==> flow/design.v <==
module  MUX2x1_ASYNC #  ( parameter  WIDTH = 16 )
  (
  input    wire signed [WIDTH-1:0]           Input_One   ,
  input    wire signed [WIDTH-1:0]           Input_Two   ,
  input    wire                              Selection   ,
  output   wire        [WIDTH-1:0]           Output_Mux 
  );
assign  Output_Mux  = (Selection) ? Input_One:Input_Two;
endmodule
module  Register_File # ( parameter WIDTH = 16            , 
                                    DEPTH = 8             
                                    )
  (
    input     wire    signed    [WIDTH-1:0]   Input_Re    ,
    input     wire    signed    [WIDTH-1:0]   Input_Im    ,
    input     wire                            clk         ,
    input     wire                            rst         ,
    input     wire                            Enable      ,
    output    wire    signed    [WIDTH-1:0]   Output_Re   ,
    output    wire    signed    [WIDTH-1:0]   Output_Im     
  );
  reg signed  [WIDTH-1:0] reg_re [DEPTH-1:0];
  reg signed  [WIDTH-1:0] reg_im [DEPTH-1:0];
integer I;
assign Output_Re = reg_re [DEPTH-1];
assign Output_Im = reg_im [DEPTH-1];
  always @  ( posedge  clk  or  negedge rst )
  begin
    if(~rst)
      begin
        for (  I = 0  ;  I <  DEPTH ; I = I+1 )
        begin
          reg_re[I] <=  'b0 ;
          reg_im[I] <=  'b0 ;
        end
      end
    else
      begin
        if(Enable)
          begin
            reg_re[0] <=  Input_Re ;
            reg_im[0] <=  Input_Im ;
            for(  I = 1 ; I < DEPTH ; I = I+1  )
            begin
             reg_re[I] <=  reg_re[I-1];
             reg_im[I] <=  reg_im[I-1];
            end
          end
        else
          begin
             for (  I = 0  ;  I <  DEPTH ; I = I+1 )
              begin
                reg_re[I] <=  'b0 ;
                reg_im[I] <=  'b0 ;
             end
          end
      end
  end
endmodule
module Swap # ( parameter WIDTH = 16  )
  (
  input   wire    signed  [ WIDTH-1  : 0 ]    Input_Re        ,
  input   wire    signed  [ WIDTH-1  : 0 ]    Input_Im        ,
  input   wire                                Control_signal  ,
  output  wire    signed  [ WIDTH-1  : 0 ]    Output_Re       ,
  output  wire    signed  [ WIDTH-1  : 0 ]    Output_Im       
  );
  wire    signed  [ WIDTH-1  : 0 ]    input_re_complement       ;  
  wire    signed  [ WIDTH-1  : 0 ]    input_im_complement       ;  
assign input_re_complement  =    Input_Im ;
assign input_im_complement  =    (~Input_Re )+1'b1;
MUX2x1_ASYNC #(.WIDTH(WIDTH)) U5_MUX_Re
(
.Input_One  (input_re_complement)               ,
.Input_Two  (Input_Re)    ,
.Selection  (Control_signal)         ,
.Output_Mux (Output_Re)
);
MUX2x1_ASYNC #(.WIDTH(WIDTH)) U6_MUX_Im
(
.Input_One  (input_im_complement)               ,
.Input_Two  (Input_Im)    ,
.Selection  (Control_signal)         ,
.Output_Mux (Output_Im)
);
endmodule
module Butterfly #    ( parameter         WIDTH    = 16 ,
                                          DEPTH    = 8  
                                          )
  (
  input   wire    signed    [WIDTH-1:0]   Input_Re      ,
  input   wire    signed    [WIDTH-1:0]   Input_Im      ,
  input   wire                            clk           ,
  input   wire                            rst           ,
  input   wire                            ctrl_signal   ,
  input   wire                            cordic_valid  ,
  output  wire    signed    [WIDTH-1:-0]  Output_Re     ,
  output  wire    signed    [WIDTH-1:0]   Output_Im
  );
  wire  signed [WIDTH-1:0]    reg_re_out      ;
  wire  signed [WIDTH-1:0]    reg_im_out      ;
  wire  signed [WIDTH-1:0]    mux_out_one     ; 
  wire  signed [WIDTH-1:0]    mux_out_two     ; 
  wire  signed [WIDTH-1:0]    mux_one_in      ; 
  wire  signed [WIDTH-1:0]    mux_two_in      ; 
  wire  signed [WIDTH-1:0]    mux_three_in    ; 
  wire  signed [WIDTH-1:0]    mux_four_in     ; 
  assign mux_two_in   =  reg_re_out - Input_Re  ;
  assign mux_one_in   =  reg_im_out - Input_Im  ;
  assign mux_three_in =  Input_Im + reg_im_out;
  assign mux_four_in  =  Input_Re + reg_re_out;
  Register_File #(.WIDTH(16),.DEPTH(DEPTH)) U1_REGFILE
(
.Input_Re   (mux_out_two)   ,
.Input_Im   (mux_out_one)   , 
.clk        (clk)           ,
.rst        (rst)           ,
.Output_Re  (reg_re_out)    ,
.Enable     (cordic_valid)  ,
.Output_Im  (reg_im_out)   
);
MUX2x1_ASYNC #(.WIDTH(WIDTH)) U1_MUX 
(
.Input_One  (mux_one_in)      ,
.Input_Two  (Input_Im)        ,
.Selection  (ctrl_signal)     ,
.Output_Mux (mux_out_one)
);
MUX2x1_ASYNC #(.WIDTH(WIDTH)) U2_MUX 
(
.Input_One  (mux_two_in)      ,
.Input_Two  (Input_Re)        ,
.Selection  (ctrl_signal)     ,
.Output_Mux (mux_out_two)
);
MUX2x1_ASYNC #(.WIDTH(WIDTH)) U3_MUX 
(
.Input_One  (mux_three_in)    ,
.Input_Two  (reg_im_out)      ,
.Selection  (ctrl_signal)     ,
.Output_Mux (Output_Im)
);
MUX2x1_ASYNC #(.WIDTH(WIDTH)) U4_MUX 
(
.Input_One  (mux_four_in)    ,
.Input_Two  (reg_re_out)     ,
.Selection  (ctrl_signal)    ,
.Output_Mux (Output_Re)
);  
endmodule
module multiplier #(parameter WIDTH       =16        ,
                              FIXED_POINT =11
                              )
(
  input   wire signed   [WIDTH-1:0]     In_One_Re    ,
  input   wire signed   [WIDTH-1:0]     In_One_Im    ,
  input   wire signed   [WIDTH-1:0]     In_Two_Re    ,
  input   wire signed   [WIDTH-1:0]     In_Two_Im    ,
  input   wire                          clk          ,
  input   wire                          rst          ,
  input   wire                          Enable       ,
  output  reg  signed   [WIDTH-1:0]     Out_Re       ,
  output  reg  signed   [WIDTH-1:0]     Out_Im
  );
  wire  signed [WIDTH-1:0]      subtractor_one;  
  wire  signed [WIDTH-1:0]      subtractor_two;  
  wire  signed [WIDTH-1:0]      add_one       ;  
  wire  signed [(2*WIDTH)-1:0]  multi_one     ;  
  wire  signed [(2*WIDTH)-1:0]  multi_two     ;  
  wire  signed [(2*WIDTH)-1:0]  multi_three   ;  
  wire  signed [2*WIDTH:0]      add_re        ;  
  wire  signed [2*WIDTH:0]      add_im        ;  
assign subtractor_one   =   In_One_Re-In_One_Im;
assign subtractor_two   =   In_Two_Re-In_Two_Im;
assign add_one          =   In_One_Re+In_One_Im;
assign multi_one     =   In_Two_Re  * subtractor_one;
assign multi_two     =   In_One_Im  * subtractor_two;
assign multi_three   =   In_Two_Im  * add_one       ;
assign add_re       =    multi_one   + multi_two      ;
assign add_im       =    multi_three + multi_two      ;
always @ (*)
begin
     if(Enable)
       begin
        Out_Re = add_re[WIDTH+FIXED_POINT-1:FIXED_POINT] ;
        Out_Im = add_im[WIDTH+FIXED_POINT-1:FIXED_POINT] ;
       end
     else
      begin
        Out_Re  =  'b0;
        Out_Im  =  'b0;  
      end
end
endmodule
module  exponential # ( parameter   WIDTH=16 )
  (
  input   wire            Multiplier_Enable   ,
  input   wire            clk                 ,
  input   wire            rst                 ,
  output  reg             mux_selection       ,
  output  reg [WIDTH-1:0] br                  ,
  output  reg [WIDTH-1:0] bi                  
  );
  reg [3:0] counter;
  localparam       [WIDTH-1:0]        w2R = 'b0000010110101000 ,
								                      W2I = 'b1111101001011000 ,
								                     	W4R = 'b0000000000000000 ,
								                     	W4I = 'b1111100000000000 ,
								                     	W6R = 'b1111101001011000 ,
								                     	W6I = 'b1111101001011000 ,
								                     	W1R = 'b0000011101100100 ,
								                     	W1I = 'b1111110011110000 ,
								                     	W3R = 'b0000001100010000 ,
								                     	W3I = 'b1111100010011100 ,
								                     	W9R = 'b1111100010011100 ,
								                     	W9I = 'b0000001100010000 ;
always  @ ( posedge clk or  negedge rst)
begin
   if(!rst)
    begin
      counter <=  'b0;
    end
   else
    begin
      if(Multiplier_Enable)
         begin
          counter <= counter +1'b1;
        end
     else
        begin
         counter <=counter;
        end
    end
end
always @(*)
begin
	if(counter =='d5 || counter == 'd10)
	begin
		br = w2R;
		bi = W2I;
		mux_selection = 'b1;
	end
	else if(counter =='d6)
	begin
		br = W4R;
		bi = W4I;
		mux_selection = 'b1;
	end
	else if (counter =='d7 || counter == 'd14)
	begin
		br = W6R;
		bi = W6I;
		mux_selection = 'b1;
	end
	else if (counter =='d9 )
	begin
		br = W1R;
		bi = W1I;
		mux_selection = 'b1;
	end
	else if (counter =='d11 || counter == 'd13)
	begin
		br = W3R;
		bi = W3I;
		mux_selection = 'b1;
	end
	else if (counter =='d15 )
	begin
		br = W9R;
		bi = W9I;
		mux_selection = 'b1;
	end
	else
	begin
		br = 'b1;
		bi = 'b1;
		mux_selection = 'b0;
	end
end
endmodule
module Control_Unit # ( parameter   WIDTH     = 16  ,
                                    STAGES    = 6   
                                    )
  (
  input   wire                clk                 ,   
  input   wire                rst                 ,
  input   wire                Cordic_Valid        ,
  output  reg                 Multiplier_Enable   ,
  output  reg                 FFT_Valid           ,
  output  wire   [STAGES-1:0] Control_Signal_Out
  );
  reg   [4:0] counter ; 
  wire     c1,c2,c3,c4,c5,c6;
  assign Control_Signal_Out = {c6,c5,c4,c3,c2,c1} ;
  always @(posedge clk or negedge rst)
begin
    if(!rst)
    begin
        FFT_Valid <= 'b0;
        Multiplier_Enable <= 'b0;
    end
    else
    begin
        if(counter == 'd14)
          begin
            FFT_Valid <= 'b1;
          end
        else
          begin
            FFT_Valid <=FFT_Valid;  
          end
        if(counter == 'd11)
        begin
            Multiplier_Enable <= 'b1;
        end
    end
end
always  @ ( posedge clk or  negedge rst)
begin
  if(!rst)
   begin
     counter  <=  'b0;
   end  
  else
    begin
      if(Cordic_Valid)
        begin
          counter <= counter  + 'b1;   
        end
      else
        begin
          counter <=  counter ;
        end
    end
end
assign c6 = counter[0]                                    ;
assign c5= counter[0] &(!counter[1])                      ;
assign c4 = counter[1]                                    ;
assign c3 = counter[2]                                    ;
assign c2 = (~counter[3]&counter[2])                        ; 
assign c1 = counter[3]                                    ;      
endmodule
module FFT_TOB  # ( parameter   DEPTH_BUTTER_ONE    = 8    ,
                                DEPTH_BUTTER_TWO    = 4    ,
                                DEPTH_BUTTER_THREE  = 2    ,
                                DEPTH_BTTER_FOUR    = 1    ,  
                                WIDTH               = 16   ,
                                STAGES              = 6    ,
                                FIXED_POINT         = 11   )
( 
input     wire    signed      [WIDTH-1:0]     Input_re          ,
input     wire    signed      [WIDTH-1:0]     Input_Im          ,
input     wire                                cordic_Valid      ,
input     wire                                clk               ,
input     wire                                rst               ,
output    wire    signed      [WIDTH-1:0]     Output_FFT_Re     ,
output    wire    signed      [WIDTH-1:0]     Output_FFT_Im     ,
output    wire                                Data_Valid    
);
wire   [STAGES-1:0]   control_output        ;
wire                  multiplier_enable     ;
wire                  mux_selection         ;
wire     [WIDTH-1:0]  output_re_stage_one   ;
wire     [WIDTH-1:0]  output_im_stage_one   ;
wire     [WIDTH-1:0]  output_re_stage_two   ;
wire     [WIDTH-1:0]  output_im_stage_two   ;
wire     [WIDTH-1:0]  output_re_stage_three ;
wire     [WIDTH-1:0]  output_im_stage_three ;
wire     [WIDTH-1:0]  output_re_swap_one    ;
wire     [WIDTH-1:0]  output_im_swap_one    ;
wire     [WIDTH-1:0]  output_re_swap_two    ;
wire     [WIDTH-1:0]  output_im_swap_two    ;
wire     [WIDTH-1:0]  output_re_twiddle     ;
wire     [WIDTH-1:0]  output_im_twiddle     ;
wire     [WIDTH-1:0]  output_re_multiplier  ;
wire     [WIDTH-1:0]  output_im_multiplier  ;
wire     [WIDTH-1:0]  output_re_mux         ;
wire     [WIDTH-1:0]  output_im_mux         ;
Control_Unit #(.WIDTH(WIDTH),.STAGES(STAGES)) U1_Control
(
.clk                 (clk)                  ,   
.rst                 (rst)                  ,
.Cordic_Valid        (cordic_Valid)         ,
.Multiplier_Enable   (multiplier_enable)    ,
.FFT_Valid           (Data_Valid)           ,
.Control_Signal_Out  (control_output)
);
Butterfly #(.WIDTH(WIDTH),.DEPTH(DEPTH_BUTTER_ONE)) U1_Butterfly
(
.Input_Re      (Input_re)                   ,
.Input_Im      (Input_Im)                   ,
.clk           (clk)                        ,
.rst           (rst)                        ,
.ctrl_signal   (control_output[0])          ,
.cordic_valid  (cordic_Valid)               ,
.Output_Re     (output_re_stage_one)        ,
.Output_Im     (output_im_stage_one)
);
Swap #(.WIDTH(WIDTH)) U1_Swap
(
.Input_Re         (output_re_stage_one)    ,
.Input_Im         (output_im_stage_one)    ,
.Control_signal   (control_output[1])      ,
.Output_Re        (output_re_swap_one)     ,
.Output_Im        (output_im_swap_one)
);
Butterfly #(.WIDTH(WIDTH),.DEPTH(DEPTH_BUTTER_TWO)) U2_Butterfly
(
.Input_Re      (output_re_swap_one)        ,
.Input_Im      (output_im_swap_one)        ,
.clk           (clk)                       ,
.rst           (rst)                       ,
.ctrl_signal   (control_output[2])         ,
.cordic_valid  (cordic_Valid)              ,
.Output_Re     (output_re_stage_two)       , 
.Output_Im     (output_im_stage_two)
);
exponential #(.WIDTH(WIDTH)) U1_Exponential
(
.Multiplier_Enable   (multiplier_enable)                   ,
.clk                 (clk)                ,
.rst                 (rst)                ,
.mux_selection       (mux_selection)      ,
.br                  (output_re_twiddle)  ,
.bi                  (output_im_twiddle) 
);
multiplier #(.WIDTH(WIDTH),.FIXED_POINT(FIXED_POINT)) U1_Multiplier
(
.In_One_Re   (output_re_stage_two)        ,
.In_One_Im   (output_im_stage_two)        ,
.In_Two_Re   (output_re_twiddle)          ,
.In_Two_Im   (output_im_twiddle)          ,
.clk         (clk)                        ,
.rst         (rst)                        ,
.Enable      (multiplier_enable)          ,
.Out_Re      (output_re_multiplier)       ,
.Out_Im      (output_im_multiplier)
);
MUX2x1_ASYNC #(.WIDTH(WIDTH))  U1_Mux_Re_Multiplier
(
.Input_One  (output_re_multiplier)        ,    
.Input_Two  (output_re_stage_two)         ,
.Selection  (mux_selection)               ,
.Output_Mux (output_re_mux)
);
MUX2x1_ASYNC #(.WIDTH(WIDTH))  U1_Mux_Im_Multiplier
(
.Input_One  (output_im_multiplier)        ,
.Input_Two  (output_im_stage_two)         ,
.Selection  (mux_selection)               ,
.Output_Mux (output_im_mux)
);
Butterfly #(.WIDTH(WIDTH),.DEPTH(DEPTH_BUTTER_THREE)) U3_Butterfly
(
.Input_Re      (output_re_mux)            ,
.Input_Im      (output_im_mux)            ,
.clk           (clk)                      ,
.rst           (rst)                      ,
.ctrl_signal   (control_output[3])        ,
.cordic_valid  (cordic_Valid)             ,
.Output_Re     (output_re_stage_three)    ,
.Output_Im     (output_im_stage_three)
 );
Swap #(.WIDTH(WIDTH)) U2_Swap
(
.Input_Re         (output_re_stage_three) ,
.Input_Im         (output_im_stage_three) ,
.Control_signal   (control_output[4])     ,
.Output_Re        (output_re_swap_two)    ,
.Output_Im        (output_im_swap_two)
);
Butterfly #(.WIDTH(WIDTH),.DEPTH(DEPTH_BTTER_FOUR)) U4_Butterfly
(
.Input_Re      (output_re_swap_two)     ,  
.Input_Im      (output_im_swap_two)     ,
.clk           (clk)                    ,
.rst           (rst)                    ,
.ctrl_signal   (control_output[5])      ,
.cordic_valid  (cordic_Valid)           ,
.Output_Re     (Output_FFT_Re)          ,
.Output_Im     (Output_FFT_Im)
);
endmodule
# Tool chain data of FFT_TOB
# What the tools print for FFT_TOB, step after step.
# Lines are those of the file above, counted from 1.
# Operators: Yosys type, input widths -> output width; for muxes data width and select width s.
# Library cell names are shortened.
# Not given: -
# inputs
top	FFT_TOB
clock_port	clk
lib	sky130hd
corner	tt_025C_1v80

# Word level
# Counts by Yosys on the flattened word-level netlist (proc, flatten, opt, wreduce). Print and check cells are left out. Cells with the same type and inputs are merged into one.
# word_totals
reg_bits	491
latchBits	0
mem_bits_rw	0
mem_bits_ro	0
clocked_rd_ports_x_width	0
memories	0
out_inout_bits	33
elab_cells	154
# op_classes
addsub	25
n_mul	3
div_mod_pow	0
n_cmp	0
equal	11
shift	0
n_mux	72
n_logic	5
reduce_logical	4
# op_table
cell	n
$mul 16x16->27	3
$mux 16	65
$sub 16x16->16	10
$add 16x16->16	9
$add 27x27->27	2
$add 16x1->16 const B	2
$not 16->16	2
$eq 4x4->1 const B	6
$eq 4x3->1 const B	3
$eq 5x4->1 const B	2
$mux 10	1
$mux 1	6
$add 5x1->5 const B	1
$add 4x1->4 const B	1
$logic_or 1x1->1	3
$and 1x1->1	2
$not 1->1	1
$logic_not 1->1	1

# Logic depth
# Longest topological path by Yosys (ltp), each cell counted once; first at word level (registers and memories cut), then after technology mapping (sequential cells cut; the memories' decode and read muxes count).
# logic_depth
ltp_word	20
abc_area	0
ltp_mapped	81

# Synthesis result
# Source: synth_stat.txt of the flow (Yosys; design flattened, memories mapped). It holds for the ABC_AREA given above (unset counts as 0); a run with the other value may have another netlist.
# synth_totals
mapped_cells	5829
synth_area_um2	53930.5
seqArea_um2	12286.8
ff_cells	491
# types
type	n	type_area_um2
dfrtp_1	491	1.23E+04
fa_1	615	1.23E+04
ha_1	543	6.79E+03
inv_1	978	3.67E+03
xnor2_1	297	2.6E+03
and2_1	374	2.34E+03
nor2_1	590	2.21E+03
a21oi_1	313	1.57E+03
nand2_1	347	1.3E+03
o21bai_1	115	863.328
clkbuf_1	174	653.126
a211oi_1	83	623.098
mux2i_1	61	610.586
xor2_1	68	595.571
o21ai_0	106	530.509
mux2_2	40	450.432
nand2b_1	66	412.896
a21o_1	40	300.288
# Other cell types: 91; their cells: 528.
# By module: a second synthesis without flattening, with its own total; a netlist apart from the flattened one above.
# hier_totals
cells_unflattened	6513
area_unflattened_um2	63031.7
# Rows give one instance, submodules left out.
# modules
module	instances	cells	area_um2
multiplier	1	3177	28280.9
Register_File	1	540	8151.6
MUX2x1_ASYNC (WIDTH=16)	22	18	249.0
Register_File	1	270	4191.5
Butterfly	1	440	3154.3
Butterfly	1	449	3133.0
Butterfly	1	437	3026.7
Butterfly	1	409	2879.0
Register_File	1	134	2112.0
Register_File	1	67	1056.0
exponential (WIDTH=16)	1	90	629.4
Swap (WIDTH=16)	2	36	287.8
Control_Unit	1	32	364.1
FFT_TOB	1	0	0.0

# Path before layout
# Path of least setup slack by OpenSTA after synthesis, without wires, with an ideal clock, recovery checks aside; 20% of the period is set as input and as output delay. Where synthesis merged equal registers, the netlist keeps one of their names.
# synth_timing
kind	input port to output port
from	in Input_re[0]
to	out Output_FFT_Im[15]
period_ps	27000
output_delay_ps	5400
launch_ps	5400
arrival_ps	20825
path_slack_ps	775
delay_ps	15425
driving_pins	68
synth_period_reached_ps	26225
# "delay_ps" is the arrival time less input delay plus setup time.
# At an output port there is no setup time.
# "driving_pins" counts driving pins, that of a launching flip-flop among them; a cell with two outputs on the path counts twice.
# "synth_period_reached_ps" is the clock period less the worst setup slack; recovery checks do not enter. This is arithmetic on one report: input and output delays are still those of the set period (20% each).
# The rows between start and end are the longest chain of elaborated cells between them; the timing report does not say that the signal goes this way. Where chains are equally long, one stands for them.
# Each line given opens the expression or statement behind the cell; cells for indexed reads and writes are added by Yosys, which also makes memories of some case tables.
# synth_between
cell_sequence	ha_1 fa_1 nand2b_1 a221oi_4 o2111ai_1 and3b_1 nand3_2 or4_1 a211oi_1 xnor2_1 mux2i_1 a21oi_1 ha_1 inv_1 o22ai_1 o31a_1 or3_1 a31o_2 [32 not listed] o21ai_0 a21boi_0 o21a_1 or3_1 a31oi_1 xnor2_1 nor2_1 a21oi_1 ha_1 clkbuf_1 a21oi_1 o21bai_1 a21oi_1 o21bai_1 a21oi_1 nor3_1 nand3b_1 xnor2_1
elab_chain_len	19
# synth_lines
item	line	source
start: declaration	351	input     wire    signed      [WIDTH-1:0]     Input_re          ,
$add 16x16->16	111	assign mux_four_in  =  Input_Re + reg_re_out;
$mux 16	8	assign  Output_Mux  = (Selection) ? Input_One:Input_Two;
$not 16->16	71	assign input_im_complement  =    (~Input_Re )+1'b1;
$add 16x1->16	71
$mux 16	8
$add 16x16->16	110	assign mux_three_in =  Input_Im + reg_im_out;
$mux 16	8
[5 not listed]	-
$add 16x16->16	111
$mux 16	8
$not 16->16	71
$add 16x1->16	71
$mux 16	8
$add 16x16->16	110
$mux 16	8
end: declaration	357	output    wire    signed      [WIDTH-1:0]     Output_FFT_Im     ,

# Timing after layout
# Path of least setup slack in the final report of job 1 (OpenROAD, finished layout, wires in). Where an end is a register, its clock arrival counts in the times.
# The path's times are printed in steps of 10 ps; the period is the one set.
# layout_timing
kind	input port to output port
from	in Input_re[1]
to	out Output_FFT_Im[15]
period_ps	44200
output_delay_ps	8840
launch_ps	8840
arrival_ps	28270
path_slack_ps	7090
driving_pins	72
# The rows between start and end are the longest chain of elaborated cells between them; the timing report does not say that the signal goes this way. Where chains are equally long, one stands for them.
# layout_between
cell_sequence	clkdlybuf4s50_1 inv_1 ha_1 nor2b_1 o311ai_1 a211oi_1 a211oi_4 nand3_2 or4_1 a211oi_1 xnor2_1 mux2i_1 a21oi_1 ha_1 inv_1 o22ai_1 nor3_1 mux2_2 [36 not listed] mux2i_1 and2_1 inv_1 nor2_1 xnor2_1 mux2i_1 ha_1 inv_1 o21bai_1 a21oi_1 o21bai_1 a21oi_1 o21bai_1 a21oi_1 nor3_1 nand3b_1 xnor2_1 clkdlybuf4s50_1
elab_chain_len	19
# layout_lines
item	line	source
start: declaration	351	input     wire    signed      [WIDTH-1:0]     Input_re          ,
$add 16x16->16	111	assign mux_four_in  =  Input_Re + reg_re_out;
$mux 16	8	assign  Output_Mux  = (Selection) ? Input_One:Input_Two;
$not 16->16	71	assign input_im_complement  =    (~Input_Re )+1'b1;
$add 16x1->16	71
$mux 16	8
$add 16x16->16	110	assign mux_three_in =  Input_Im + reg_im_out;
$mux 16	8
[5 not listed]	-
$add 16x16->16	111
$mux 16	8
$not 16->16	71
$add 16x1->16	71
$mux 16	8
$add 16x16->16	110
$mux 16	8
end: declaration	357	output    wire    signed      [WIDTH-1:0]     Output_FFT_Im     ,

# FFT_TOB through Yosys and OpenROAD on sky130hd: 6 stored runs, unordered, with their settings and measured results. The constraints put input and output delay at 20% of the set period each and load the outputs with 0.01 pF.
# By "clock_period_reached_ps" is meant the clock period of the run minus its worst setup slack. This is arithmetic on one report: input and output delays are still those of the set period (20% each).
# "worst_path_allowed_less_slack_ps": the worst setup path's part of the clock period (all of it between registers, 20% less for each end at a port) less its slack. A launch clock that arrives late makes it longer, a capture clock that arrives late makes it shorter.
# "worst_path_allowed_less_slack_ps" is given in steps of 10 ps.
# A setting shown as -- is not set for that run.
run	CAP_MARGIN	CELL_PAD_IN_SITES_GLOBAL_PLACEMENT	CORE_ASPECT_RATIO	CORE_UTILIZATION	CTS_CLUSTER_DIAMETER	CTS_CLUSTER_SIZE	MAX_ROUTING_LAYER	PLACE_DENSITY	SETUP_SLACK_MARGIN	TNS_END_PERCENT	period_ns	CORE_MARGIN	SLEW_MARGIN	ABC_AREA	HOLD_SLACK_MARGIN	PLACE_DENSITY_LB_ADDON	GPL_ROUTABILITY_DRIVEN	GPL_TIMING_DRIVEN	die_footprint_um2	worst_hold_slack_ps	synth_area_um2	ws_setup_ps	setup_tns_ps	fin_util_pct	clock_period_reached_ps	worst_path_allowed_less_slack_ps	critical_path_type	finalCellArea_um2
job 1	0	0	0.94	30	232	49	met4	0.46	5.0	10	44.2	2	20	--	--	--	--	--	183179.0	368	53930.5	7094	0	32.4	37106	19430	input port to output port	57764.2
job 2	20	--	1.32	30	78	65	--	--	-0.36	--	15.4	2	20	1	0.06	0.24	--	--	184627.0	386	54352.1	-5865	-201318	41.1	21265	15100	input port to output port	74076.0
job 3	0	1	0.94	30	232	49	met4	0.46	5.0	10	44.2	2	20	--	-0.08	--	--	--	183179.0	409	53930.5	6527	0	32.4	37673	19990	input port to output port	57844.2
job 4	20	--	--	40	--	--	--	--	--	--	27.0	2	20	--	--	--	--	--	137778.0	419	53930.5	559	0	48.6	26441	15640	input port to output port	64973.6
job 5	20	2	1.94	59	196	--	--	0.45	4.96	35	25.0	2	25	--	--	--	0	1	93975.8	446	53930.5	-797	-5478	72.6	25797	15800	input port to output port	65861.9
job 6	20	--	0.94	38	--	--	met4	--	--	10	28.0	2	20	--	--	0.24	--	--	144953.0	438	53930.5	526	0	44.3	27474	16270	input port to output port	62748.9
